==> flow/design.v <==
module rom
(
     clk_i
    ,rst_i
    ,pc_i
    ,w_rom_data_i
    ,w_rom_addr_i
    ,en_w_rom_i
    ,inst_o
);
    input clk_i;
    input rst_i;
    input [15:0] pc_i;
    input [31:0] w_rom_data_i;
    input [15:0] w_rom_addr_i;
    input en_w_rom_i; 
    output reg [31:0] inst_o;
reg [31:0] ROM[31:0];
integer row;
always @(posedge clk_i) begin
    if (rst_i == 1'b1) begin
        inst_o <= 32'b00010001010000000000000000000000;
        for(row = 0; row <= 31; row = row + 1)
            ROM[row] <= 32'b00010001010000000000000000000000;
    end
    else if (en_w_rom_i == 1'b1) begin
        inst_o <= 32'b00010001000000000000000000000000;
        ROM[w_rom_addr_i[4:0]] <= w_rom_data_i;
    end
    else begin
        inst_o <= ROM[pc_i[4:0]];
    end
end
endmodule
module ram
(
     clk_i
    ,rst_i
    ,en_w_ram_i
    ,w_ram_data_i
    ,w_ram_addr_i
    ,r_ram_addr_i
    ,r_ram_data_o
);
    input clk_i;
    input rst_i;
    input en_w_ram_i;
    input [7:0] w_ram_data_i;
    input [15:0] w_ram_addr_i;
    input [15:0] r_ram_addr_i;
    output reg [7:0] r_ram_data_o;
reg [7:0] RAM[31:0];
integer row;
always @(posedge clk_i) begin
    if (rst_i == 1'b1) begin
        r_ram_data_o <= 0;
        for(row = 0; row <= 31; row = row + 1)
            RAM[row] <= 0;
    end
    else if (en_w_ram_i == 1'b1) begin
        r_ram_data_o <= 0;
        RAM[w_ram_addr_i[4:0]] <= w_ram_data_i;
    end
    else begin
        r_ram_data_o <= RAM[r_ram_addr_i[4:0]];
    end
end
endmodule
module register
(
     clk_i
    ,rst_i
    ,en_w_reg_i
    ,w_reg_data_1_i
    ,w_reg_data_2_i
    ,w_reg_addr_1_i
    ,w_reg_addr_2_i
    ,r_reg_addr_1_i
    ,r_reg_addr_2_i
    ,r_reg_addr_3_i
    ,r_reg_addr_4_i
    ,r_reg_data_1_o
    ,r_reg_data_2_o
    ,r_reg_data_3_o
    ,r_reg_data_4_o
    ,reg_watcher_o
);
    input clk_i;
    input rst_i;
    input en_w_reg_i;
    input [7:0] w_reg_data_1_i;
    input [7:0] w_reg_data_2_i;
    input [4:0] w_reg_addr_1_i;
    input [4:0] w_reg_addr_2_i;
    input [4:0] r_reg_addr_1_i;
    input [4:0] r_reg_addr_2_i;
    input [4:0] r_reg_addr_3_i;
    input [4:0] r_reg_addr_4_i;
    output reg [7:0] r_reg_data_1_o;
    output reg [7:0] r_reg_data_2_o;
    output reg [7:0] r_reg_data_3_o;
    output reg [7:0] r_reg_data_4_o;
    output wire [7:0] reg_watcher_o;
reg [7:0] REG[31:0];  
integer row;
always @(posedge clk_i) begin
    if (rst_i == 1'b1) begin
        r_reg_data_1_o <= 0;
        r_reg_data_2_o <= 0;
        r_reg_data_3_o <= 0;
        r_reg_data_4_o <= 0;
        for(row = 0; row <= 31; row = row + 1)
            REG[row] <= 0;
    end
    else if (en_w_reg_i == 1'b1) begin
        r_reg_data_1_o <= 0;
        r_reg_data_2_o <= 0;
        r_reg_data_3_o <= 0;
        r_reg_data_4_o <= 0;
        REG[w_reg_addr_1_i] <= w_reg_data_1_i;
        REG[w_reg_addr_2_i] <= w_reg_data_2_i;
    end
    else begin
        r_reg_data_1_o <= REG[r_reg_addr_1_i];
        r_reg_data_2_o <= REG[r_reg_addr_2_i];
        r_reg_data_3_o <= REG[r_reg_addr_3_i];
        r_reg_data_4_o <= REG[r_reg_addr_4_i];
    end
end
assign reg_watcher_o = REG[5'd22];
endmodule
module inst_mode
(
     clk_i
    ,rst_i
    ,mode_sel_i
    ,imm_inst_i
    ,rom_inst_i
    ,inst_o
);
    input clk_i;
    input rst_i;
    input mode_sel_i;
    input [31:0] imm_inst_i;
    input [31:0] rom_inst_i;
    output [31:0] inst_o;
reg [1:0] bubble_counter;
always @(posedge clk_i) begin
    if (rst_i == 1'b1) begin
        bubble_counter <= 0;
    end
    else if(mode_sel_i == 1'b1) begin
        if (bubble_counter == 3) begin
            bubble_counter <= 0;
        end
        else begin
            bubble_counter <= bubble_counter + 1;
        end
    end
    else begin
        bubble_counter <= 0;
    end
end
assign inst_o = (bubble_counter == 0)?((mode_sel_i)?rom_inst_i:imm_inst_i):32'b00010001000000000000000000000000;
endmodule
module decode
(
     inst_i
    ,alu_o
    ,pc_o
    ,reg_o
    ,imm_o
    ,mem_o
    ,reg_addr_1_o
    ,reg_addr_2_o
    ,reg_addr_3_o
    ,reg_addr_4_o
    ,ram_addr_o
    ,imm_data_1_o
    ,imm_data_2_o
    ,npu_ram_addr_o
    ,npu_w_reg_addr_o
);
    input [31:0] inst_i;
    output [7:0] alu_o;
    output [1:0] pc_o;
    output [1:0] reg_o;
    output imm_o;
    output mem_o;
    output [4:0] reg_addr_1_o;
    output [4:0] reg_addr_2_o;
    output [4:0] reg_addr_3_o;
    output [4:0] reg_addr_4_o;
    output [15:0] ram_addr_o;
    output [7:0] imm_data_1_o;
    output [7:0] imm_data_2_o;
    output [7:0] npu_ram_addr_o;
    output [4:0] npu_w_reg_addr_o;
function [4:0] reg_addr_1;
    input [31:0] inst_i;
    case(inst_i[19])
        1'b1: begin
            case(inst_i[31:24])
                8'b00000001: reg_addr_1 = inst_i[9:5];
                8'b00000010: reg_addr_1 = inst_i[9:5];
                8'b00000101: reg_addr_1 = inst_i[9:5];
                8'b00000110: reg_addr_1 = inst_i[9:5];
                8'b00000111: reg_addr_1 = inst_i[9:5];
                8'b00001000: reg_addr_1 = inst_i[9:5];
                8'b00001001: reg_addr_1 = inst_i[9:5];
                8'b00001010: reg_addr_1 = inst_i[9:5];
                default: reg_addr_1 = 8'b00000000;
            endcase
        end
        1'b0: begin
            case(inst_i[31:24])
                8'b00000001: reg_addr_1 = inst_i[17:13];
                8'b00000010: reg_addr_1 = inst_i[17:13];
                8'b00000011: reg_addr_1 = inst_i[17:13];
                8'b00000100: reg_addr_1 = inst_i[17:13];
                8'b00000101: reg_addr_1 = inst_i[17:13];
                8'b00000110: reg_addr_1 = inst_i[17:13];
                8'b00000111: reg_addr_1 = inst_i[17:13];
                8'b00001000: reg_addr_1 = inst_i[17:13];
                8'b00001001: reg_addr_1 = inst_i[17:13];
                8'b00001010: reg_addr_1 = inst_i[17:13];            
                8'b00001011: reg_addr_1 = inst_i[17:13];
                8'b00001101: reg_addr_1 = inst_i[17:13];
                8'b00001110: reg_addr_1 = inst_i[17:13];
                8'b00001111: reg_addr_1 = inst_i[17:13];
                8'b00010000: reg_addr_1 = inst_i[17:13];
                8'b00010001: reg_addr_1 = 8'b00000000;
                8'b00010010:  reg_addr_1 = 5'd27;
                default: reg_addr_1 = 8'b00000000;
            endcase
        end
        default: reg_addr_1 = 8'b00000000;
    endcase
endfunction
function [4:0] reg_addr_2;
    input [31:0] inst_i;
    case(inst_i[19])
        1'b1: begin
            case(inst_i[31:24])
                8'b00000001: reg_addr_2 = inst_i[4:0];
                8'b00000010: reg_addr_2 = inst_i[4:0];
                8'b00000101: reg_addr_2 = inst_i[4:0];
                8'b00000110: reg_addr_2 = inst_i[4:0];
                8'b00001000: reg_addr_2 = inst_i[4:0];
                8'b00001001: reg_addr_2 = inst_i[4:0];
                default: reg_addr_2 = 8'b00000000;
            endcase
        end
        1'b0: begin
            case(inst_i[31:24])
                8'b00000001: reg_addr_2 = inst_i[12:8];
                8'b00000010: reg_addr_2 = inst_i[12:8];
                8'b00000011: reg_addr_2 = inst_i[12:8];
                8'b00000100: reg_addr_2 = inst_i[12:8];
                8'b00000101: reg_addr_2 = inst_i[12:8];
                8'b00000110: reg_addr_2 = inst_i[12:8];
                8'b00000111: reg_addr_2 = inst_i[12:8];
                8'b00001000: reg_addr_2 = inst_i[12:8];
                8'b00001001: reg_addr_2 = inst_i[12:8];
                8'b00001010: reg_addr_2 = inst_i[12:8];            
                8'b00001011: reg_addr_2 = inst_i[12:8];
                8'b00001101: reg_addr_2 = inst_i[12:8];
                8'b00001110: reg_addr_2 = inst_i[12:8];
                8'b00001111: reg_addr_2 = inst_i[12:8];
                8'b00010000: reg_addr_2 = inst_i[12:8];
                8'b00010001: reg_addr_2 = 8'b00000000;
                default: reg_addr_2 = 8'b00000000;
            endcase
        end
        default: reg_addr_2 = 8'b00000000;
    endcase
endfunction
function [4:0] reg_addr_3;
    input [31:0] inst_i;
    case(inst_i[19])
        1'b1: begin
            case(inst_i[31:24])
                default: reg_addr_3 = 8'b00000000;
            endcase
        end
        1'b0: begin
            case(inst_i[31:24])
                8'b00000001: reg_addr_3 = inst_i[7:3];
                8'b00000010: reg_addr_3 = inst_i[7:3];
                8'b00000011: reg_addr_3 = inst_i[7:3];
                8'b00000100: reg_addr_3 = 5'd24;
                8'b00000101: reg_addr_3 = inst_i[7:3];
                8'b00000110: reg_addr_3 = inst_i[7:3];
                8'b00001000: reg_addr_3 = inst_i[7:3];
                8'b00001001: reg_addr_3 = inst_i[7:3];           
                8'b00001011: reg_addr_3 = inst_i[7:3];
                8'b00001110: reg_addr_3 = 5'd30;
                8'b00001111: reg_addr_3 = 5'd30;
                8'b00010000: reg_addr_3 = inst_i[7:3];
                8'b00010001: reg_addr_3 = 8'b00000000;
                default: reg_addr_3 = 8'b00000000;
            endcase
        end
        default: reg_addr_3 = 8'b00000000;
    endcase
endfunction
function [4:0] reg_addr_4;
    input [31:0] inst_i;
    case(inst_i[19])
        1'b1: begin
            case(inst_i[31:24])
                default: reg_addr_4 = 8'b00000000;
            endcase
        end
        1'b0: begin
            case(inst_i[31:24])
                8'b00000100: reg_addr_4 = 5'd23;
                8'b00001110: reg_addr_4 = 5'd29;
                8'b00001111: reg_addr_4 = 5'd29;
                8'b00010001: reg_addr_4 = 8'b00000000;
                default: reg_addr_4 = 8'b00000000;
            endcase
        end
        default: reg_addr_4 = 8'b00000000;
    endcase
endfunction
function [7:0] imm_data_1;
    input [31:0]inst_i;
    case(inst_i[19])
        1'b1: begin
            case(inst_i[31:24])
                8'b00000001: imm_data_1 = inst_i[17:10];
                8'b00000010: imm_data_1 = inst_i[17:10];
                8'b00000101: imm_data_1 = inst_i[17:10];
                8'b00000110: imm_data_1 = inst_i[17:10];
                8'b00000111: imm_data_1 = inst_i[17:10];
                8'b00001000: imm_data_1 = inst_i[17:10];
                8'b00001001: imm_data_1 = inst_i[17:10];
                8'b00001010: imm_data_1 = inst_i[17:10];
                8'b00001100: imm_data_1 = inst_i[17:10];
                default: imm_data_1 = 8'b00000000;
            endcase
        end
        1'b0: begin
            case(inst_i[31:24])
                default: imm_data_1 = 8'b00000000;
            endcase
        end
        default: imm_data_1 = 8'b00000000;
    endcase
endfunction
function [7:0] imm_data_2;
    input [31:0]inst_i;
    case(inst_i[19])
        1'b1: begin
            case(inst_i[31:24])
                8'b00001100: imm_data_2 = inst_i[9:2];
                default: imm_data_2 = 8'b00000000;
            endcase
        end
        1'b0: begin
            case(inst_i[31:24])
                default: imm_data_2 = 8'b00000000;
            endcase
        end
        default: imm_data_2 = 8'b00000000;
    endcase
endfunction
assign alu_o = inst_i[31:24];
assign pc_o = inst_i[23:22];
assign reg_o = inst_i[21:20];
assign imm_o = inst_i[19];
assign mem_o = inst_i[18];
assign reg_addr_1_o = reg_addr_1(inst_i);
assign reg_addr_2_o = reg_addr_2(inst_i);
assign reg_addr_3_o = reg_addr_3(inst_i);
assign reg_addr_4_o = reg_addr_4(inst_i);
assign ram_addr_o = (alu_o == 8'b00001100)?inst_i[17:2]:8'b00000000;
assign imm_data_1_o = imm_data_1(inst_i);
assign imm_data_2_o = imm_data_2(inst_i);
assign npu_ram_addr_o = inst_i[17:10];
assign npu_w_reg_addr_o = inst_i[9:5];
endmodule
module inst_buffer
(
     clk_i
    ,rst_i
    ,alu_i
    ,pc_i
    ,reg_i
    ,imm_i
    ,mem_i
    ,reg_addr_1_i
    ,reg_addr_2_i
    ,reg_addr_3_i
    ,reg_addr_4_i
    ,ram_addr_i
    ,imm_data_1_i
    ,imm_data_2_i
    ,npu_ram_addr_i
    ,npu_w_reg_addr_i
    ,alu_o
    ,pc_o
    ,reg_o
    ,imm_o
    ,mem_o
    ,reg_addr_1_o
    ,reg_addr_2_o
    ,reg_addr_3_o
    ,reg_addr_4_o
    ,ram_addr_o
    ,imm_data_1_o
    ,imm_data_2_o
    ,npu_ram_addr_o
    ,npu_w_reg_addr_o
);
    input clk_i;
    input rst_i;
    input [7:0] alu_i;
    input [1:0] pc_i;
    input [1:0] reg_i;
    input imm_i;
    input mem_i;
    input [4:0] reg_addr_1_i;
    input [4:0] reg_addr_2_i;
    input [4:0] reg_addr_3_i;
    input [4:0] reg_addr_4_i;
    input [15:0] ram_addr_i;
    input [7:0] imm_data_1_i;
    input [7:0] imm_data_2_i;
    input [7:0] npu_ram_addr_i;
    input [4:0] npu_w_reg_addr_i;
    output reg [7:0] alu_o;
    output reg [1:0] pc_o;
    output reg [1:0] reg_o;
    output reg imm_o;
    output reg mem_o;
    output reg [4:0] reg_addr_1_o;
    output reg [4:0] reg_addr_2_o;
    output reg [4:0] reg_addr_3_o;
    output reg [4:0] reg_addr_4_o;
    output reg [15:0] ram_addr_o;
    output reg [7:0] imm_data_1_o;
    output reg [7:0] imm_data_2_o;
    output reg [7:0] npu_ram_addr_o;
    output reg [4:0] npu_w_reg_addr_o;
always @(posedge clk_i) begin
    if (rst_i == 1'b1) begin
        alu_o <= 0;
        pc_o <= 0;
        reg_o <= 0;
        imm_o <= 0;
        mem_o <= 0;
        reg_addr_1_o <= 0;
        reg_addr_2_o <= 0;
        reg_addr_3_o <= 0;
        reg_addr_4_o <= 0;
        ram_addr_o <= 0;
        npu_ram_addr_o <= 0;
        npu_w_reg_addr_o <= 0;
    end
    else begin
        alu_o <= alu_i;
        pc_o <= pc_i;
        reg_o <= reg_i;
        imm_o <= imm_i;
        mem_o <= mem_i;
        reg_addr_1_o <= reg_addr_1_i;
        reg_addr_2_o <= reg_addr_2_i;
        reg_addr_3_o <= reg_addr_3_i;
        reg_addr_4_o <= reg_addr_4_i;
        ram_addr_o <= ram_addr_i;
        imm_data_1_o <= imm_data_1_i;
        imm_data_2_o <= imm_data_2_i;
        npu_ram_addr_o <= npu_ram_addr_i;
        npu_w_reg_addr_o <= npu_w_reg_addr_i;
    end
end
endmodule
module alu
(
     clk_i
    ,rst_i
    ,mode_sel_i
    ,alu_i
    ,pc_i
    ,reg_i
    ,imm_i
    ,mem_i
    ,reg_addr_1_i
    ,reg_addr_2_i
    ,reg_addr_3_i
    ,reg_addr_4_i
    ,ram_addr_i
    ,imm_data_1_i
    ,imm_data_2_i
    ,r_ram_data_i
    ,r_reg_data_1_i
    ,r_reg_data_2_i
    ,r_reg_data_3_i
    ,r_reg_data_4_i
    ,r_pc_data_i
    ,en_w_reg_o
    ,en_w_ram_o
    ,w_ram_data_o
    ,w_ram_addr_o
    ,w_reg_data_1_o
    ,w_reg_data_2_o
    ,w_reg_addr_1_o
    ,w_reg_addr_2_o
    ,w_pc_data_o
);
    input clk_i;
    input rst_i;
    input mode_sel_i;
    input [7:0] alu_i;
    input [1:0] pc_i;
    input [1:0] reg_i;
    input imm_i;
    input mem_i;
    input [4:0] reg_addr_1_i;
    input [4:0] reg_addr_2_i;
    input [4:0] reg_addr_3_i;
    input [4:0] reg_addr_4_i;
    input [15:0] ram_addr_i;
    input [7:0] imm_data_1_i;
    input [7:0] imm_data_2_i;
    input [7:0] r_ram_data_i;
    input [7:0] r_reg_data_1_i;
    input [7:0] r_reg_data_2_i;
    input [7:0] r_reg_data_3_i;
    input [7:0] r_reg_data_4_i;
    input [15:0] r_pc_data_i;
    output reg en_w_reg_o;
    output reg en_w_ram_o;
    output reg [7:0] w_ram_data_o;
    output reg [15:0] w_ram_addr_o;
    output reg [7:0] w_reg_data_1_o;
    output reg [7:0] w_reg_data_2_o;
    output reg [4:0] w_reg_addr_1_o;
    output reg [4:0] w_reg_addr_2_o;
    output reg [15:0] w_pc_data_o;
wire [15:0] mul_imm_rslt;
wire [15:0] mul_reg_rslt;
wire [15:0] div_rslt;
assign mul_imm_rslt = r_reg_data_1_i * imm_data_1_i;
assign mul_reg_rslt = r_reg_data_1_i * r_reg_data_2_i;
assign div_rslt = ({r_reg_data_1_i, r_reg_data_2_i} == 16'd0) ? 16'hFFFF :
                  {r_reg_data_3_i, r_reg_data_4_i}/{r_reg_data_1_i, r_reg_data_2_i};
always @(posedge clk_i) begin
    if (rst_i == 1'b1) begin
        en_w_reg_o <= 0;
        en_w_ram_o <= 0;
        w_ram_data_o <= 0;
        w_ram_addr_o <= 0;
        w_reg_data_1_o <= 0;
        w_reg_data_2_o <= 0;
        w_reg_addr_1_o <= 0;
        w_reg_addr_2_o <= 0;
        w_pc_data_o <= 0;
    end
    else begin
        case(alu_i)
            8'b00000001: begin
                if (imm_i == 1'b1) begin
                    if (imm_data_1_i[7] == 1 && r_reg_data_1_i[7] == 1) begin
                        w_reg_addr_1_o <= reg_addr_2_i;
                        w_reg_addr_2_o <= 5'd26;
                        w_reg_data_1_o <= imm_data_1_i + r_reg_data_1_i;
                        w_reg_data_2_o <= 8'b11111111;
                    end
                    else begin
                        w_reg_addr_1_o <= reg_addr_2_i;
                        w_reg_addr_2_o <= 5'd26;
                        w_reg_data_1_o <= imm_data_1_i + r_reg_data_1_i;
                        w_reg_data_2_o <= 8'b00000000;
                    end
                end
                else begin
                    if (r_reg_data_2_i[7] == 1 && r_reg_data_1_i[7] == 1) begin
                        w_reg_addr_1_o <= reg_addr_3_i;
                        w_reg_addr_2_o <= 5'd26;
                        w_reg_data_1_o <= r_reg_data_2_i + r_reg_data_1_i;
                        w_reg_data_2_o <= 8'b11111111;
                    end
                    else begin
                        w_reg_addr_1_o <= reg_addr_3_i;
                        w_reg_addr_2_o <= 5'd26;
                        w_reg_data_1_o <= r_reg_data_2_i + r_reg_data_1_i;
                        w_reg_data_2_o <= 8'b00000000;
                    end
                end
                en_w_reg_o <= 1;
                en_w_ram_o <= 0;
                w_ram_data_o <= 0;
                w_ram_addr_o <= 0;
                if (mode_sel_i == 1'b0) begin
                    w_pc_data_o <= r_pc_data_i;
                end
                else begin
                    if (r_pc_data_i >= 31) begin
                        w_pc_data_o <= 0;
                    end
                    else begin
                        w_pc_data_o <= r_pc_data_i + 1;
                    end
                end
            end
            8'b00000010: begin
                if (imm_i == 1'b1) begin
                    w_reg_addr_1_o <= reg_addr_2_i;
                    w_reg_addr_2_o <= 5'd25;
                    w_reg_data_1_o <= r_reg_data_1_i - imm_data_1_i;
                    if (imm_data_1_i <= r_reg_data_1_i) begin
                        w_reg_data_2_o <= 8'b00000000;
                    end
                    else begin
                        w_reg_data_2_o <= 8'b11111111;
                    end
                end
                else begin
                    w_reg_addr_1_o <= reg_addr_3_i;
                    w_reg_addr_2_o <= 5'd25;
                    w_reg_data_1_o <= r_reg_data_1_i - r_reg_data_2_i;
                    if (r_reg_data_2_i <= r_reg_data_1_i) begin
                        w_reg_data_2_o <= 8'b00000000;
                    end
                    else begin
                        w_reg_data_2_o <= 8'b11111111;
                    end
                end
                en_w_reg_o <= 1;
                en_w_ram_o <= 0;
                w_ram_data_o <= 0;
                w_ram_addr_o <= 0;
                if (mode_sel_i == 1'b0) begin
                    w_pc_data_o <= r_pc_data_i;
                end
                else begin
                    if (r_pc_data_i >= 31) begin
                        w_pc_data_o <= 0;
                    end
                    else begin
                        w_pc_data_o <= r_pc_data_i + 1;
                    end
                end
            end
            8'b00000011: begin
                if (imm_i == 1'b1) begin
                    w_reg_addr_1_o <= 5'd24;
                    w_reg_addr_2_o <= 5'd23;
                    w_reg_data_1_o <= mul_imm_rslt[15:8];
                    w_reg_data_2_o <= mul_imm_rslt[7:0];
                end
                else begin
                    w_reg_addr_1_o <= 5'd24;
                    w_reg_addr_2_o <= 5'd23;
                    w_reg_data_1_o <= mul_reg_rslt[15:8];
                    w_reg_data_2_o <= mul_reg_rslt[7:0];
                end
                en_w_reg_o <= 1;
                en_w_ram_o <= 0;
                w_ram_data_o <= 0;
                w_ram_addr_o <= 0;
                if (mode_sel_i == 1'b0) begin
                    w_pc_data_o <= r_pc_data_i;
                end
                else begin
                    if (r_pc_data_i >= 31) begin
                        w_pc_data_o <= 0;
                    end
                    else begin
                        w_pc_data_o <= r_pc_data_i + 1;
                    end
                end
            end
            8'b00000100: begin
                if (imm_i == 1'b1) begin
                    en_w_reg_o <= 0;
                    en_w_ram_o <= 0;
                    w_ram_data_o <= 0;
                    w_ram_addr_o <= 0;
                    w_reg_data_1_o <= 0;
                    w_reg_data_2_o <= 0;
                    w_reg_addr_1_o <= 0;
                    w_reg_addr_2_o <= 0;
                end
                else begin
                    w_reg_addr_1_o <= 5'd24;
                    w_reg_addr_2_o <= 5'd23;
                    w_reg_data_1_o <= div_rslt[15:8];
                    w_reg_data_2_o <= div_rslt[7:0];
                end
                en_w_reg_o <= 1;
                en_w_ram_o <= 0;
                w_ram_data_o <= 0;
                w_ram_addr_o <= 0;
                if (mode_sel_i == 1'b0) begin
                    w_pc_data_o <= r_pc_data_i;
                end
                else begin
                    if (r_pc_data_i >= 31) begin
                        w_pc_data_o <= 0;
                    end
                    else begin
                        w_pc_data_o <= r_pc_data_i + 1;
                    end
                end
            end
            8'b00000101: begin
                if (imm_i == 1'b1) begin
                    w_reg_addr_1_o <= reg_addr_2_i;
                    w_reg_data_1_o <= imm_data_1_i & r_reg_data_1_i;
                end
                else begin
                    w_reg_addr_1_o <= reg_addr_3_i;
                    w_reg_data_1_o <= r_reg_data_2_i & r_reg_data_1_i;
                end
                w_reg_addr_2_o <= 5'd0;
                w_reg_data_2_o <= 8'b00000000;
                en_w_reg_o <= 1;
                en_w_ram_o <= 0;
                w_ram_data_o <= 0;
                w_ram_addr_o <= 0;
                if (mode_sel_i == 1'b0) begin
                    w_pc_data_o <= r_pc_data_i;
                end
                else begin
                    if (r_pc_data_i >= 31) begin
                        w_pc_data_o <= 0;
                    end
                    else begin
                        w_pc_data_o <= r_pc_data_i + 1;
                    end
                end
            end
            8'b00000110: begin
                if (imm_i == 1'b1) begin
                    w_reg_addr_1_o <= reg_addr_2_i;
                    w_reg_data_1_o <= imm_data_1_i | r_reg_data_1_i;
                end
                else begin
                    w_reg_addr_1_o <= reg_addr_3_i;
                    w_reg_data_1_o <= r_reg_data_2_i | r_reg_data_1_i;
                end
                w_reg_addr_2_o <= 5'd0;
                w_reg_data_2_o <= 8'b00000000;
                en_w_reg_o <= 1;
                en_w_ram_o <= 0;
                w_ram_data_o <= 0;
                w_ram_addr_o <= 0;
                if (mode_sel_i == 1'b0) begin
                    w_pc_data_o <= r_pc_data_i;
                end
                else begin
                    if (r_pc_data_i >= 31) begin
                        w_pc_data_o <= 0;
                    end
                    else begin
                        w_pc_data_o <= r_pc_data_i + 1;
                    end
                end
            end
            8'b00000111: begin
                if (imm_i == 1'b1) begin
                    w_reg_addr_1_o <= reg_addr_1_i;
                    w_reg_data_1_o <= ~ imm_data_1_i;
                end
                else begin
                    w_reg_addr_1_o <= reg_addr_2_i;
                    w_reg_data_1_o <= ~ r_reg_data_1_i;
                end
                w_reg_addr_2_o <= 5'd0;
                w_reg_data_2_o <= 8'b00000000;
                en_w_reg_o <= 1;
                en_w_ram_o <= 0;
                w_ram_data_o <= 0;
                w_ram_addr_o <= 0;
                if (mode_sel_i == 1'b0) begin
                    w_pc_data_o <= r_pc_data_i;
                end
                else begin
                    if (r_pc_data_i >= 31) begin
                        w_pc_data_o <= 0;
                    end
                    else begin
                        w_pc_data_o <= r_pc_data_i + 1;
                    end
                end
            end
            8'b00001000: begin
                if (imm_i == 1'b1) begin
                    w_reg_addr_1_o <= reg_addr_2_i;
                    w_reg_data_1_o <= r_reg_data_1_i >> imm_data_1_i;
                end
                else begin
                    w_reg_addr_1_o <= reg_addr_3_i;
                    w_reg_data_1_o <= r_reg_data_1_i >> r_reg_data_2_i;
                end
                w_reg_addr_2_o <= 5'd0;
                w_reg_data_2_o <= 8'b00000000;
                en_w_reg_o <= 1;
                en_w_ram_o <= 0;
                w_ram_data_o <= 0;
                w_ram_addr_o <= 0;
                if (mode_sel_i == 1'b0) begin
                    w_pc_data_o <= r_pc_data_i;
                end
                else begin
                    if (r_pc_data_i >= 31) begin
                        w_pc_data_o <= 0;
                    end
                    else begin
                        w_pc_data_o <= r_pc_data_i + 1;
                    end
                end
            end
            8'b00001001: begin
                if (imm_i == 1'b1) begin
                    w_reg_addr_1_o <= reg_addr_2_i;
                    w_reg_data_1_o <= r_reg_data_1_i << imm_data_1_i;
                end
                else begin
                    w_reg_addr_1_o <= reg_addr_3_i;
                    w_reg_data_1_o <= r_reg_data_1_i << r_reg_data_2_i;
                end
                w_reg_addr_2_o <= 5'd0;
                w_reg_data_2_o <= 8'b00000000;
                en_w_reg_o <= 1;
                en_w_ram_o <= 0;
                w_ram_data_o <= 0;
                w_ram_addr_o <= 0;
                if (mode_sel_i == 1'b0) begin
                    w_pc_data_o <= r_pc_data_i;
                end
                else begin
                    if (r_pc_data_i >= 31) begin
                        w_pc_data_o <= 0;
                    end
                    else begin
                        w_pc_data_o <= r_pc_data_i + 1;
                    end
                end
            end
            8'b00001010: begin
                if (imm_i == 1'b1) begin
                    w_reg_addr_1_o <= reg_addr_1_i;
                    w_reg_data_1_o <= imm_data_1_i;
                end
                else begin
                    w_reg_addr_1_o <= reg_addr_2_i;
                    w_reg_data_1_o <= r_reg_data_1_i;
                end
                w_reg_addr_2_o <= 5'd0;
                w_reg_data_2_o <= 8'b00000000;
                en_w_reg_o <= 1;
                en_w_ram_o <= 0;
                w_ram_data_o <= 0;
                w_ram_addr_o <= 0;
                if (mode_sel_i == 1'b0) begin
                    w_pc_data_o <= r_pc_data_i;
                end
                else begin
                    if (r_pc_data_i >= 31) begin
                        w_pc_data_o <= 0;
                    end
                    else begin
                        w_pc_data_o <= r_pc_data_i + 1;
                    end
                end
            end
            8'b00001011: begin
                if (imm_i == 1'b1) begin
                    en_w_reg_o <= 0;
                    en_w_ram_o <= 0;
                    w_ram_data_o <= 0;
                    w_ram_addr_o <= 0;
                    w_reg_data_1_o <= 0;
                    w_reg_data_2_o <= 0;
                    w_reg_addr_1_o <= 0;
                    w_reg_addr_2_o <= 0;
                end
                else begin
                    w_reg_addr_1_o <= 5'd0;
                    w_reg_data_1_o <= 8'b00000000;
                    w_reg_addr_2_o <= 5'd0;
                    w_reg_data_2_o <= 8'b00000000;
                    en_w_reg_o <= 0;
                    en_w_ram_o <= 1;
                    w_ram_data_o <= r_reg_data_1_i;
                    w_ram_addr_o <= {r_reg_data_2_i,r_reg_data_3_i};
                end
                if (mode_sel_i == 1'b0) begin
                    w_pc_data_o <= r_pc_data_i;
                end
                else begin
                    if (r_pc_data_i >= 31) begin
                        w_pc_data_o <= 0;
                    end
                    else begin
                        w_pc_data_o <= r_pc_data_i + 1;
                    end
                end
            end
            8'b00001100: begin
                if (imm_i == 1'b1) begin
                    en_w_reg_o <= 1;
                    en_w_ram_o <= 0;
                    w_ram_data_o <= 0;
                    w_ram_addr_o <= 0;
                    w_reg_data_1_o <= r_ram_data_i;
                    w_reg_data_2_o <= 5'd0;
                    w_reg_addr_1_o <= 5'd28;
                    w_reg_addr_2_o <= 8'b00000000;
                end
                else begin
                    en_w_reg_o <= 0;
                    en_w_ram_o <= 0;
                    w_ram_data_o <= 0;
                    w_ram_addr_o <= 0;
                    w_reg_data_1_o <= 0;
                    w_reg_data_2_o <= 0;
                    w_reg_addr_1_o <= 0;
                    w_reg_addr_2_o <= 0;
                end
                if (mode_sel_i == 1'b0) begin
                    w_pc_data_o <= r_pc_data_i;
                end
                else begin
                    if (r_pc_data_i >= 31) begin
                        w_pc_data_o <= 0;
                    end
                    else begin
                        w_pc_data_o <= r_pc_data_i + 1;
                    end
                end
            end
            8'b00001101: begin
                if (imm_i == 1'b1) begin
                    en_w_reg_o <= 0;
                    en_w_ram_o <= 0;
                    w_ram_data_o <= 0;
                    w_ram_addr_o <= 0;
                    w_reg_data_1_o <= 0;
                    w_reg_data_2_o <= 0;
                    w_reg_addr_1_o <= 0;
                    w_reg_addr_2_o <= 0;
                    w_pc_data_o <= r_pc_data_i + 1;
                end
                else begin
                    w_pc_data_o <= {r_reg_data_1_i,r_reg_data_2_i};
                end
            end
            8'b00001110: begin
                if (imm_i == 1'b1) begin
                    en_w_reg_o <= 0;
                    en_w_ram_o <= 0;
                    w_ram_data_o <= 0;
                    w_ram_addr_o <= 0;
                    w_reg_data_1_o <= 0;
                    w_reg_data_2_o <= 0;
                    w_reg_addr_1_o <= 0;
                    w_reg_addr_2_o <= 0;
                    w_pc_data_o <= r_pc_data_i + 1;
                end
                else begin
                    if (r_reg_data_1_i == r_reg_data_2_i) begin
                        w_pc_data_o <= {r_reg_data_3_i,r_reg_data_4_i};
                    end
                    else begin
                        w_pc_data_o <= r_pc_data_i + 1;
                    end
                end
            end
            8'b00001111: begin
                if (imm_i == 1'b1) begin
                    en_w_reg_o <= 0;
                    en_w_ram_o <= 0;
                    w_ram_data_o <= 0;
                    w_ram_addr_o <= 0;
                    w_reg_data_1_o <= 0;
                    w_reg_data_2_o <= 0;
                    w_reg_addr_1_o <= 0;
                    w_reg_addr_2_o <= 0;
                    w_pc_data_o <= r_pc_data_i + 1;
                end
                else begin
                    if (r_reg_data_1_i != r_reg_data_2_i) begin
                        w_pc_data_o <= {r_reg_data_3_i,r_reg_data_4_i};
                    end
                    else begin
                        w_pc_data_o <= r_pc_data_i + 1;
                    end
                end
            end
            8'b00010000: begin
                if (imm_i == 1'b1) begin
                    en_w_reg_o <= 0;
                    w_reg_data_1_o <= 0;
                    w_reg_data_2_o <= 0;
                    w_reg_addr_1_o <= 0;
                    w_reg_addr_2_o <= 0;
                end
                else begin
                    en_w_reg_o <= 1;
                    w_reg_data_1_o <= (r_reg_data_1_i > r_reg_data_2_i)?r_reg_data_1_i:r_reg_data_2_i;
                    w_reg_data_2_o <= (r_reg_data_1_i > r_reg_data_2_i)?8'b11111111:8'b00000000;
                    w_reg_addr_1_o <= r_reg_data_3_i;
                    w_reg_addr_2_o <= 5'd31;
                end
                en_w_ram_o <= 0;
                w_ram_data_o <= 0;
                w_ram_addr_o <= 0;
                if (mode_sel_i == 1'b0) begin
                    w_pc_data_o <= r_pc_data_i;
                end
                else begin
                    if (r_pc_data_i >= 31) begin
                        w_pc_data_o <= 0;
                    end
                    else begin
                        w_pc_data_o <= r_pc_data_i + 1;
                    end
                end
            end
            8'b00010001: begin
                en_w_ram_o <= 0;
                en_w_reg_o <= 0;
                w_ram_data_o <= 0;
                w_ram_addr_o <= 0;
                w_reg_data_1_o <= 0;
                w_reg_data_2_o <= 0;
                w_reg_addr_1_o <= 0;
                w_reg_addr_2_o <= 0;
                if (pc_i == 2'b00 || pc_i == 2'b11 || mode_sel_i == 1'b0) begin
                    w_pc_data_o <= r_pc_data_i;
                end
                else begin
                    if (r_pc_data_i >= 31) begin
                        w_pc_data_o <= 0;
                    end
                    else begin
                        w_pc_data_o <= r_pc_data_i + 1;
                    end
                end
            end
            8'b00010010: begin  
                if (imm_i == 1'b1) begin
                    en_w_reg_o <= 0;
                    en_w_ram_o <= 0;
                    w_ram_data_o <= 0;
                    w_ram_addr_o <= 0;
                    w_reg_data_1_o <= 0;
                    w_reg_data_2_o <= 0;
                    w_reg_addr_1_o <= 0;
                    w_reg_addr_2_o <= 0;
                    if (mode_sel_i == 1'b0) begin
                        w_pc_data_o <= r_pc_data_i;
                    end
                    else begin
                        if (r_pc_data_i >= 31) begin
                            w_pc_data_o <= 0;
                        end
                        else begin
                            w_pc_data_o <= r_pc_data_i + 1;
                        end
                    end
                end
                else begin
                    en_w_reg_o <= 0;
                    en_w_ram_o <= 0;
                    w_ram_data_o <= 0;
                    w_ram_addr_o <= 0;
                    w_reg_data_1_o <= 0;
                    w_reg_data_2_o <= 0;
                    w_reg_addr_1_o <= 0;
                    w_reg_addr_2_o <= 0;
                    if (mode_sel_i == 1'b0) begin
                        w_pc_data_o <= r_pc_data_i;
                    end
                    else begin
                        if (r_pc_data_i >= 31) begin
                            w_pc_data_o <= 0;
                        end
                        else begin
                            w_pc_data_o <= r_pc_data_i + 1;
                        end
                    end
                end
            end
            default: begin
                en_w_ram_o <= 0;
                en_w_reg_o <= 0;
                w_ram_data_o <= 0;
                w_ram_addr_o <= 0;
                w_reg_data_1_o <= 0;
                w_reg_data_2_o <= 0;
                w_reg_addr_1_o <= 0;
                w_reg_addr_2_o <= 0;
                if (mode_sel_i == 1'b0) begin
                    w_pc_data_o <= r_pc_data_i;
                end
                else begin
                    if (r_pc_data_i >= 31) begin
                        w_pc_data_o <= 0;
                    end
                    else begin
                        w_pc_data_o <= r_pc_data_i + 1;
                    end
                end
            end
        endcase
    end
end
endmodule
module isc_cpu_top
(
     clk_i
    ,rst_i
    ,rst_rom_i
    ,mode_sel_i
    ,en_w_rom_i
    ,w_rom_addr_i
    ,w_rom_data_i
    ,instruction_i
    ,reg_watcher_o
    ,pc_o
    ,wb_en_o
    ,wb_addr_1_o
    ,wb_data_1_o
    ,wb_addr_2_o
    ,wb_data_2_o
);
    input clk_i;
    input rst_i;
    input rst_rom_i;
    input mode_sel_i;
    input en_w_rom_i;
    input [15:0] w_rom_addr_i;
    input [31:0] w_rom_data_i;
    input [31:0] instruction_i;
    output [7:0] reg_watcher_o;
    output [15:0] pc_o;
    output wb_en_o;
    output [4:0] wb_addr_1_o;
    output [7:0] wb_data_1_o;
    output [4:0] wb_addr_2_o;
    output [7:0] wb_data_2_o;
wire [15:0] pc_s30;
wire [1:0] pc_sgin_s12;
wire [1:0] pc_sgin_s23;
wire [31:0] rom_inst_s12;
wire [31:0] inst_s12;
wire [7:0] alu_s12;
wire [1:0] reg_s12;
wire imm_s12;
wire mem_s12;
wire [4:0] r_reg_addr_1_s12;
wire [4:0] r_reg_addr_2_s12;
wire [4:0] r_reg_addr_3_s12;
wire [4:0] r_reg_addr_4_s12;
wire [15:0] r_ram_addr_s12;
wire [7:0] imm_data_1_s12;
wire [7:0] imm_data_2_s12;
wire [7:0] npu_ram_addr_s12;
wire [4:0] npu_w_reg_addr_s12;
wire [7:0] alu_s23;
wire [1:0] reg_s23;
wire imm_s23;
wire mem_s23;
wire [4:0] r_reg_addr_1_s23;
wire [4:0] r_reg_addr_2_s23;
wire [4:0] r_reg_addr_3_s23;
wire [4:0] r_reg_addr_4_s23;
wire [15:0] r_ram_addr_s23;
wire [7:0] imm_data_1_s23;
wire [7:0] imm_data_2_s23;
wire [7:0] npu_ram_addr_s23;
wire [4:0] npu_w_reg_addr_s23;
wire [7:0] r_reg_data_1;
wire [7:0] r_reg_data_2;
wire [7:0] r_reg_data_3;
wire [7:0] r_reg_data_4;
wire [7:0] r_ram_data;
wire en_w_reg;
wire en_w_ram;
wire [7:0] w_ram_data;
wire [15:0] w_ram_addr;
wire [7:0] w_reg_data_1;
wire [7:0] w_reg_data_2;
wire [4:0] w_reg_addr_1;
wire [4:0] w_reg_addr_2;
rom rom(
     .clk_i(clk_i)
    ,.rst_i(rst_rom_i)
    ,.pc_i(pc_s30)
    ,.w_rom_data_i(w_rom_data_i)
    ,.w_rom_addr_i(w_rom_addr_i)
    ,.en_w_rom_i(en_w_rom_i)
    ,.inst_o(rom_inst_s12)
);
inst_mode inst_mode(
     .clk_i(clk_i)
    ,.rst_i(rst_i)
    ,.mode_sel_i(mode_sel_i)
    ,.imm_inst_i(instruction_i)
    ,.rom_inst_i(rom_inst_s12)
    ,.inst_o(inst_s12)
);
decode decode(
     .inst_i(inst_s12)
    ,.alu_o(alu_s12)
    ,.pc_o(pc_sgin_s12)
    ,.reg_o(reg_s12)
    ,.imm_o(imm_s12)
    ,.mem_o(mem_s12)
    ,.reg_addr_1_o(r_reg_addr_1_s12)
    ,.reg_addr_2_o(r_reg_addr_2_s12)
    ,.reg_addr_3_o(r_reg_addr_3_s12)
    ,.reg_addr_4_o(r_reg_addr_4_s12)
    ,.ram_addr_o(r_ram_addr_s12)
    ,.imm_data_1_o(imm_data_1_s12)
    ,.imm_data_2_o(imm_data_2_s12)
    ,.npu_ram_addr_o(npu_ram_addr_s12)
    ,.npu_w_reg_addr_o(npu_w_reg_addr_s12)
);
ram ram(
     .clk_i(clk_i)
    ,.rst_i(rst_i)
    ,.en_w_ram_i(en_w_ram)
    ,.w_ram_data_i(w_ram_data)
    ,.w_ram_addr_i(w_ram_addr)
    ,.r_ram_addr_i(r_ram_addr_s12)
    ,.r_ram_data_o(r_ram_data)
);
register register(
     .clk_i(clk_i)
    ,.rst_i(rst_i)
    ,.en_w_reg_i(en_w_reg)
    ,.w_reg_data_1_i(w_reg_data_1)
    ,.w_reg_data_2_i(w_reg_data_2)
    ,.w_reg_addr_1_i(w_reg_addr_1)
    ,.w_reg_addr_2_i(w_reg_addr_2)
    ,.r_reg_addr_1_i(r_reg_addr_1_s12)
    ,.r_reg_addr_2_i(r_reg_addr_2_s12)
    ,.r_reg_addr_3_i(r_reg_addr_3_s12)
    ,.r_reg_addr_4_i(r_reg_addr_4_s12)
    ,.r_reg_data_1_o(r_reg_data_1)
    ,.r_reg_data_2_o(r_reg_data_2)
    ,.r_reg_data_3_o(r_reg_data_3)
    ,.r_reg_data_4_o(r_reg_data_4)
    ,.reg_watcher_o(reg_watcher_o)
);
inst_buffer inst_buffer(
     .clk_i(clk_i)
    ,.rst_i(rst_i)
    ,.alu_i(alu_s12)
    ,.pc_i(pc_sgin_s12)
    ,.reg_i(reg_s12)
    ,.imm_i(imm_s12)
    ,.mem_i(mem_s12)
    ,.reg_addr_1_i(r_reg_addr_1_s12)
    ,.reg_addr_2_i(r_reg_addr_2_s12)
    ,.reg_addr_3_i(r_reg_addr_3_s12)
    ,.reg_addr_4_i(r_reg_addr_4_s12)
    ,.ram_addr_i(r_ram_addr_s12)
    ,.imm_data_1_i(imm_data_1_s12)
    ,.imm_data_2_i(imm_data_2_s12)
    ,.npu_ram_addr_i(npu_ram_addr_s12)
    ,.npu_w_reg_addr_i(npu_w_reg_addr_s12)
    ,.alu_o(alu_s23)
    ,.pc_o(pc_sgin_s23)
    ,.reg_o(reg_s23)
    ,.imm_o(imm_s23)
    ,.mem_o(mem_s23)
    ,.reg_addr_1_o(r_reg_addr_1_s23)
    ,.reg_addr_2_o(r_reg_addr_2_s23)
    ,.reg_addr_3_o(r_reg_addr_3_s23)
    ,.reg_addr_4_o(r_reg_addr_4_s23)
    ,.ram_addr_o(r_ram_addr_s23)
    ,.imm_data_1_o(imm_data_1_s23)
    ,.imm_data_2_o(imm_data_2_s23)
    ,.npu_ram_addr_o(npu_ram_addr_s23)
    ,.npu_w_reg_addr_o(npu_w_reg_addr_s23)
);
alu alu(
     .clk_i(clk_i)
    ,.rst_i(rst_i)
    ,.mode_sel_i(mode_sel_i)
    ,.alu_i(alu_s23)
    ,.pc_i(pc_sgin_s23)
    ,.reg_i(reg_s23)
    ,.imm_i(imm_s23)
    ,.mem_i(mem_s23)
    ,.reg_addr_1_i(r_reg_addr_1_s23)
    ,.reg_addr_2_i(r_reg_addr_2_s23)
    ,.reg_addr_3_i(r_reg_addr_3_s23)
    ,.reg_addr_4_i(r_reg_addr_4_s23)
    ,.ram_addr_i(r_ram_addr_s23)
    ,.imm_data_1_i(imm_data_1_s23)
    ,.imm_data_2_i(imm_data_2_s23)
    ,.r_ram_data_i(r_ram_data)
    ,.r_reg_data_1_i(r_reg_data_1)
    ,.r_reg_data_2_i(r_reg_data_2)
    ,.r_reg_data_3_i(r_reg_data_3)
    ,.r_reg_data_4_i(r_reg_data_4)
    ,.r_pc_data_i(pc_s30)
    ,.en_w_reg_o(en_w_reg)
    ,.en_w_ram_o(en_w_ram)
    ,.w_ram_data_o(w_ram_data)
    ,.w_ram_addr_o(w_ram_addr)
    ,.w_reg_data_1_o(w_reg_data_1)
    ,.w_reg_data_2_o(w_reg_data_2)
    ,.w_reg_addr_1_o(w_reg_addr_1)
    ,.w_reg_addr_2_o(w_reg_addr_2)
    ,.w_pc_data_o(pc_s30)
);
assign pc_o = pc_s30;
assign wb_en_o = en_w_reg;
assign wb_addr_1_o = w_reg_addr_1;
assign wb_data_1_o = w_reg_data_1;
assign wb_addr_2_o = w_reg_addr_2;
assign wb_data_2_o = w_reg_data_2;
endmodule
Tool chain data of isc_cpu_top. The steps from the RTL of isc_cpu_top to its reports follow in flow order. Line numbers count from 1 in the design file above. Not given: n/a

Top module: isc_cpu_top. Clock input: clk_i. Cell library: sky130hd. Timing corner: tt_025C_1v80.

Word level. Counts by Yosys on the flattened word-level netlist (proc, flatten, opt, wreduce; memories kept). Print and check cells are left out. Yosys's memory passes give these memory sizes; they may raise the number of words (mostly to a power of two), join words into wider ones and drop unused or constant bits.

The entry for add/subtract/negate cells reads 6. The entry for multipliers reads 2. For div/mod/pow operators the number is 1. The figure for order comparisons is 4. The figure for equal/unequal tests is 40. The figure for shift-type cells is 4. The entry for mux-type cells reads 98. The figure for bitwise operators is 9. For reductions and logical operators the number is 24.

Operators with widths (number): 16-bit by 16-bit divider with 16-bit output (1); 8-bit by 8-bit multiplier with 16-bit output (2); 8-bit 2-to-1 mux (32); 16-bit 2-to-1 mux (9); 8-bit by 4-bit == test with 1-bit output with constant B (16); 32-bit 2-to-1 mux (4); 5-bit 2-to-1 mux (24); 8-bit parallel mux with 13-bit select (1); 5-bit parallel mux with 2-bit select (7); 8-bit by 3-bit == test with 1-bit output with constant B (8); 16-bit parallel mux with 4-bit select (1); 8-bit parallel mux with 6-bit select (1); 5-bit parallel mux with 7-bit select (1); 8-bit by 2-bit == test with 1-bit output with constant B (4); 8-bit by 5-bit == test with 1-bit output with constant B (4); 8-bit parallel mux with 2-bit select (2); 5-bit parallel mux with 6-bit select (1); 23-bit 2-to-1 mux (1); 9-bit OR reduction (2); 16-bit by 1-bit adder with 16-bit output with constant B (1); 16-bit by 5-bit >= comparator with 1-bit output with constant B (1); 16-bit logical NOT (1); 8-bit by 1-bit == test with 1-bit output with constant B (2); 8-bit adder (2); 8-bit subtractor (2); 8-bit <= comparator (2); 8-bit AND (2); 8-bit OR (2).

Not listed: further kinds 26, cells in them 52.

The entry for bits in registers reads 125. Under memory bits (writable) stands 1536. Memories kept: 3. The entry for output and inout port bits reads 51. Under cells after elaboration stands 210.

Memories: rom.ROM (depth 32, width 32, line 18) `reg [31:0] ROM[31:0];`; ram.RAM (depth 32, width 8, line 52) `reg [7:0] RAM[31:0];`; register.REG (depth 32, width 8, line 104) `reg [7:0] REG[31:0];`.

Longest topological paths. Depth = most cells in a row (Yosys ltp): at word level without a register or memory, in the mapped netlist without a sequential cell, where the memories' decode and read muxes count.

The figure for depth in word-level cells is 7. Under ABC_AREA stands 0. The entry for mapped depth reads 138.

Mapped cells and area. Yosys stat after the flow's synthesis: flattened, memories mapped to cells. It holds for the ABC_AREA given above (unset counts as 0); a run with the other value may have another netlist.

The figure for cell count is 7887. The entry for mapped area reads 92170.9 um^2. Sequential area: 46664.8 um^2. Under mapped flip-flops stands 1607.

Cell types: sky130_fd_sc_hd__edfxtp_1 (number 1448, area in all 4.35E+04 um^2); sky130_fd_sc_hd__and2_1 (number 1114, area in all 6.97E+03 um^2); sky130_fd_sc_hd__mux4_2 (number 295, area in all 6.64E+03 um^2); sky130_fd_sc_hd__mux2i_1 (number 429, area in all 4.29E+03 um^2); sky130_fd_sc_hd__ha_1 (number 260, area in all 3253.12 um^2); sky130_fd_sc_hd__dfxtp_1 (number 159, area in all 3.18E+03 um^2); sky130_fd_sc_hd__a22o_1 (number 280, area in all 2.45E+03 um^2); sky130_fd_sc_hd__nand2_1 (number 576, area in all 2.16E+03 um^2); sky130_fd_sc_hd__clkbuf_1 (number 545, area in all 2.05E+03 um^2); sky130_fd_sc_hd__fa_1 (number 75, area in all 1501.44 um^2); sky130_fd_sc_hd__nor2_1 (number 396, area in all 1.49E+03 um^2); sky130_fd_sc_hd__nand3_1 (number 220, area in all 1.1E+03 um^2); sky130_fd_sc_hd__or3_1 (number 165, area in all 1032.24 um^2); sky130_fd_sc_hd__o21ai_0 (number 184, area in all 920.883 um^2); sky130_fd_sc_hd__a21oi_1 (number 171, area in all 855.821 um^2); sky130_fd_sc_hd__a211oi_1 (number 104, area in all 780.749 um^2); sky130_fd_sc_hd__inv_1 (number 185, area in all 694.416 um^2); sky130_fd_sc_hd__mux2_2 (number 58, area in all 653.126 um^2).

Not listed: further types 72, cells in them 1223. By module: a second synthesis without flattening, with its own total; a netlist apart from the flattened one above.

The figure for cells (unflattened synthesis) is 7750. The entry for area total of the unflattened synthesis reads 101036.9 um^2.

Each row is one instance without its submodules.

Modules: rom (instances 1, cells 2880, area 47122.7 um^2, seq. area 31390.1 um^2); register (instances 1, cells 1387, area 20424.6 um^2, seq. area 8328.0 um^2); alu (instances 1, cells 2327, area 17280.3 um^2, seq. area 1361.3 um^2); ram (instances 1, cells 789, area 12259.3 um^2, seq. area 7847.5 um^2); inst_buffer (instances 1, cells 150, area 2344.7 um^2, seq. area 1741.7 um^2); decode (instances 1, cells 138, area 907.1 um^2, seq. area 0.0 um^2); inst_mode (instances 1, cells 79, area 698.2 um^2, seq. area 40.0 um^2); isc_cpu_top (instances 1, cells 0, area 0.0 um^2, seq. area 0.0 um^2).

Worst setup path after synthesis. OpenSTA on the mapped netlist: ideal clock, no wires. The path of least setup slack (recovery checks aside). Input and output delay are each 20% of the period. Register names are those of the netlist, which keeps one name where synthesis merged equal registers.

Path type: flip-flop to flip-flop. From: register register.r_reg_data_2_o[0]. To: register alu.w_reg_data_2_o[0]. The figure for period is 40.0 ns. Library setup time: 0.157 ns. Under launch time at the first pin stands 0.000 ns. Under data arrival time stands 27.127 ns. The figure for required time is 39.843 ns. Setup slack: 12.716 ns. For delay of the path the number is 27.284 ns. Under stages on the path stands 125. Under path buffers stands 10. The entry for synthesis period reached reads 27.284 ns.

"delay of the path" = arrival - input delay + setup time. "stages on the path" counts driving pins, that of a launching flip-flop among them; a cell with two outputs on the path counts twice. "synthesis period reached" = period - worst setup slack (recovery checks aside). The figure is calculated, with input and output delays left at 20% of the set period. Between the ends stands the longest chain of elaborated cells between them, by number of cells; it is not shown to be the way that was timed. Of several equally long chains one is given. Each line given opens the expression or statement behind the cell; cells for indexed reads and writes are added by Yosys, which also makes memories of some case tables. At most two assigning lines are given for a register; there are more.

Path through: sky130_fd_sc_hd__dfxtp_1 sky130_fd_sc_hd__clkinv_1 sky130_fd_sc_hd__ha_1 sky130_fd_sc_hd__nor4b_1 sky130_fd_sc_hd__o21bai_1 sky130_fd_sc_hd__o21ai_0 sky130_fd_sc_hd__ha_1 sky130_fd_sc_hd__o21a_1 sky130_fd_sc_hd__o21a_1 sky130_fd_sc_hd__nand2_1 sky130_fd_sc_hd__mux2_2 sky130_fd_sc_hd__ha_1 sky130_fd_sc_hd__or4b_2 sky130_fd_sc_hd__a21oi_1 sky130_fd_sc_hd__o21ai_0 sky130_fd_sc_hd__a21boi_0 sky130_fd_sc_hd__ha_1 sky130_fd_sc_hd__o21ai_0 [... 89 more ...] sky130_fd_sc_hd__nand3_1 sky130_fd_sc_hd__nand4_1 sky130_fd_sc_hd__a31oi_1 sky130_fd_sc_hd__and2_1 sky130_fd_sc_hd__o21ai_1 sky130_fd_sc_hd__nand2_1 sky130_fd_sc_hd__o21a_1 sky130_fd_sc_hd__ha_1 sky130_fd_sc_hd__a21o_1 sky130_fd_sc_hd__a21o_1 sky130_fd_sc_hd__a21o_1 sky130_fd_sc_hd__a21oi_1 sky130_fd_sc_hd__nor2b_1 sky130_fd_sc_hd__o21ai_0 sky130_fd_sc_hd__nand2_1 sky130_fd_sc_hd__nor3_1 sky130_fd_sc_hd__a21o_1 sky130_fd_sc_hd__a31oi_1. For length of the longest elaborated chain the number is 4. The entry for elaborated cells on any way between the ends reads 13.

RTL lines, path post-synthesis: start, declared (line 100) `output reg [7:0] r_reg_data_2_o;`; 16-bit by 16-bit divider with 16-bit output (line 549) `{r_reg_data_3_i, r_reg_data_4_i}/{r_reg_data_1_i, r_reg_data_2_i};`; 16-bit 2-to-1 mux (line 548) `assign div_rslt = ({r_reg_data_1_i, r_reg_data_2_i} == 16'd0) ? 16'hFFFF :`; 8-bit 2-to-1 mux (line 678) `if (imm_i == 1'b1) begin`; 8-bit parallel mux with 6-bit select (line 563) `case(alu_i)`; end, assigned (line 653) `w_reg_data_2_o <= mul_imm_rslt[7:0];`; end, assigned (line 659) `w_reg_data_2_o <= mul_reg_rslt[7:0];`; end, declared (line 539) `output reg [7:0] w_reg_data_2_o;`.

Timing after layout. Path of least setup slack in the final report of job 1 (OpenROAD, finished layout, wires in). Where an end is a register, its clock arrival counts in the times.

Path type: flip-flop to flip-flop. From: register register.r_reg_data_1_o[7]. To: register alu.w_reg_data_2_o[0]. The figure for period is 45.5 ns. Library setup time: 0.16 ns. Under launch time at the first pin stands 0.77 ns. Under data arrival time stands 34.14 ns. The figure for required time is 46.11 ns. Setup slack: 11.96 ns. Under stages on the path stands 111. Under path buffers stands 1.

Between the ends stands the longest chain of elaborated cells between them, by number of cells; it is not shown to be the way that was timed. Of several equally long chains one is given. At most two assigning lines are given for a register; there are more.

Path through: sky130_fd_sc_hd__dfxtp_1 sky130_fd_sc_hd__buf_4 sky130_fd_sc_hd__nor4_1 sky130_fd_sc_hd__nand3_1 sky130_fd_sc_hd__o21ai_0 sky130_fd_sc_hd__o21ai_0 sky130_fd_sc_hd__ha_1 sky130_fd_sc_hd__o21a_1 sky130_fd_sc_hd__o21a_1 sky130_fd_sc_hd__nand2_1 sky130_fd_sc_hd__mux2_2 sky130_fd_sc_hd__ha_1 sky130_fd_sc_hd__o21bai_1 sky130_fd_sc_hd__a21oi_1 sky130_fd_sc_hd__nand2_1 sky130_fd_sc_hd__mux2_2 sky130_fd_sc_hd__ha_1 sky130_fd_sc_hd__o21ai_0 [... 75 more ...] sky130_fd_sc_hd__nand3_1 sky130_fd_sc_hd__nand4_1 sky130_fd_sc_hd__a31oi_1 sky130_fd_sc_hd__and2_1 sky130_fd_sc_hd__o21ai_1 sky130_fd_sc_hd__nand2_1 sky130_fd_sc_hd__o21a_1 sky130_fd_sc_hd__ha_1 sky130_fd_sc_hd__a21o_1 sky130_fd_sc_hd__a21o_1 sky130_fd_sc_hd__a21o_1 sky130_fd_sc_hd__a21oi_1 sky130_fd_sc_hd__nor2b_1 sky130_fd_sc_hd__o21ai_0 sky130_fd_sc_hd__nand2_1 sky130_fd_sc_hd__o21ai_0 sky130_fd_sc_hd__a21o_1 sky130_fd_sc_hd__a31oi_1. For length of the longest elaborated chain the number is 4. The entry for elaborated cells on any way between the ends reads 18.

RTL lines, path after layout: start, declared (line 99) `output reg [7:0] r_reg_data_1_o;`; 16-bit by 16-bit divider with 16-bit output (line 549) `{r_reg_data_3_i, r_reg_data_4_i}/{r_reg_data_1_i, r_reg_data_2_i};`; 16-bit 2-to-1 mux (line 548) `assign div_rslt = ({r_reg_data_1_i, r_reg_data_2_i} == 16'd0) ? 16'hFFFF :`; 8-bit 2-to-1 mux (line 678) `if (imm_i == 1'b1) begin`; 8-bit parallel mux with 6-bit select (line 563) `case(alu_i)`; end, assigned (line 653) `w_reg_data_2_o <= mul_imm_rslt[7:0];`; end, assigned (line 659) `w_reg_data_2_o <= mul_reg_rslt[7:0];`; end, declared (line 539) `output reg [7:0] w_reg_data_2_o;`.

Lab notebook: isc_cpu_top

isc_cpu_top through Yosys and OpenROAD on sky130hd: 3 stored runs, unordered, with their settings and measured results. The constraints put input and output delay at 20% of the set period each and load the outputs with 0.01 pF. "period achieved": clock period set for the run, less the worst setup slack. It is reckoned from that one timing run; input and output delays stay at 20% of the period that was set. "allowed time less slack (worst setup path)" = time allowed to the worst setup path (clock period - input delay - output delay, where it has them) - its slack; a late launch clock adds to it, a late capture clock takes from it.

Job 1 has these settings: CELL_PAD_IN_SITES_DETAIL_PLACEMENT 0; CELL_PAD_IN_SITES_GLOBAL_PLACEMENT 1; CORE_ASPECT_RATIO 1.28; CORE_MARGIN 10; CORE_UTILIZATION 30; CTS_CLUSTER_DIAMETER 142; CTS_CLUSTER_SIZE 33; HOLD_SLACK_MARGIN -0.03; MAX_ROUTING_LAYER met4; MIN_ROUTING_LAYER met1; PLACE_DENSITY_LB_ADDON 0.19; TNS_END_PERCENT 95; period_ns 45.5; CAP_MARGIN 20; SLEW_MARGIN 20. The chip area after synthesis (Yosys) stands at 92170.9 um^2. The die outline area comes to 329975.0 um^2. The measured standard-cell area after layout is 99790.7 um^2. The final utilization stands at 32.6%. The setup slack of the worst path is 11.964 ns. The measured total negative setup slack is 0.000 ns. The worst hold slack after layout reads 0.474 ns. For the period achieved the run shows 33.536 ns. The measured allowed time less slack (worst setup path) is 33.54 ns. Kind of the worst setup path: flip-flop to flip-flop.

Job 2 has these settings: CELL_PAD_IN_SITES_DETAIL_PLACEMENT 1; CELL_PAD_IN_SITES_GLOBAL_PLACEMENT 0; CORE_ASPECT_RATIO 0.9; CORE_MARGIN 6; CORE_UTILIZATION 67; CTS_CLUSTER_DIAMETER 98; CTS_CLUSTER_SIZE 47; GPL_ROUTABILITY_DRIVEN 0; PLACE_DENSITY 0.5; SETUP_SLACK_MARGIN 2.99; SLEW_MARGIN 20; TNS_END_PERCENT 45; period_ns 21.2; CAP_MARGIN 20. Outcome: unfinished; error GRT-0116 in routing.

Job 3 has these settings: ABC_AREA 0; CELL_PAD_IN_SITES_GLOBAL_PLACEMENT 3; CORE_ASPECT_RATIO 1.1; CORE_MARGIN 9; CTS_CLUSTER_DIAMETER 305; CTS_CLUSTER_SIZE 96; GPL_ROUTABILITY_DRIVEN 1; HOLD_SLACK_MARGIN 0.06; MAX_ROUTING_LAYER met4; MIN_ROUTING_LAYER met2; PLACE_DENSITY_LB_ADDON 0.12; SETUP_SLACK_MARGIN -1.46; SLEW_MARGIN 35; period_ns 52.1; CAP_MARGIN 20; CORE_UTILIZATION 40. The chip area after synthesis (Yosys) stands at 92170.9 um^2. The die outline area comes to 248053.0 um^2. The measured standard-cell area after layout is 97678.7 um^2. The final utilization stands at 42.7%. The setup slack of the worst path is 18.105 ns. The measured total negative setup slack is 0.000 ns. The worst hold slack after layout reads 0.478 ns. For the period achieved the run shows 33.995 ns. The measured allowed time less slack (worst setup path) is 33.99 ns. Kind of the worst setup path: flip-flop to flip-flop.
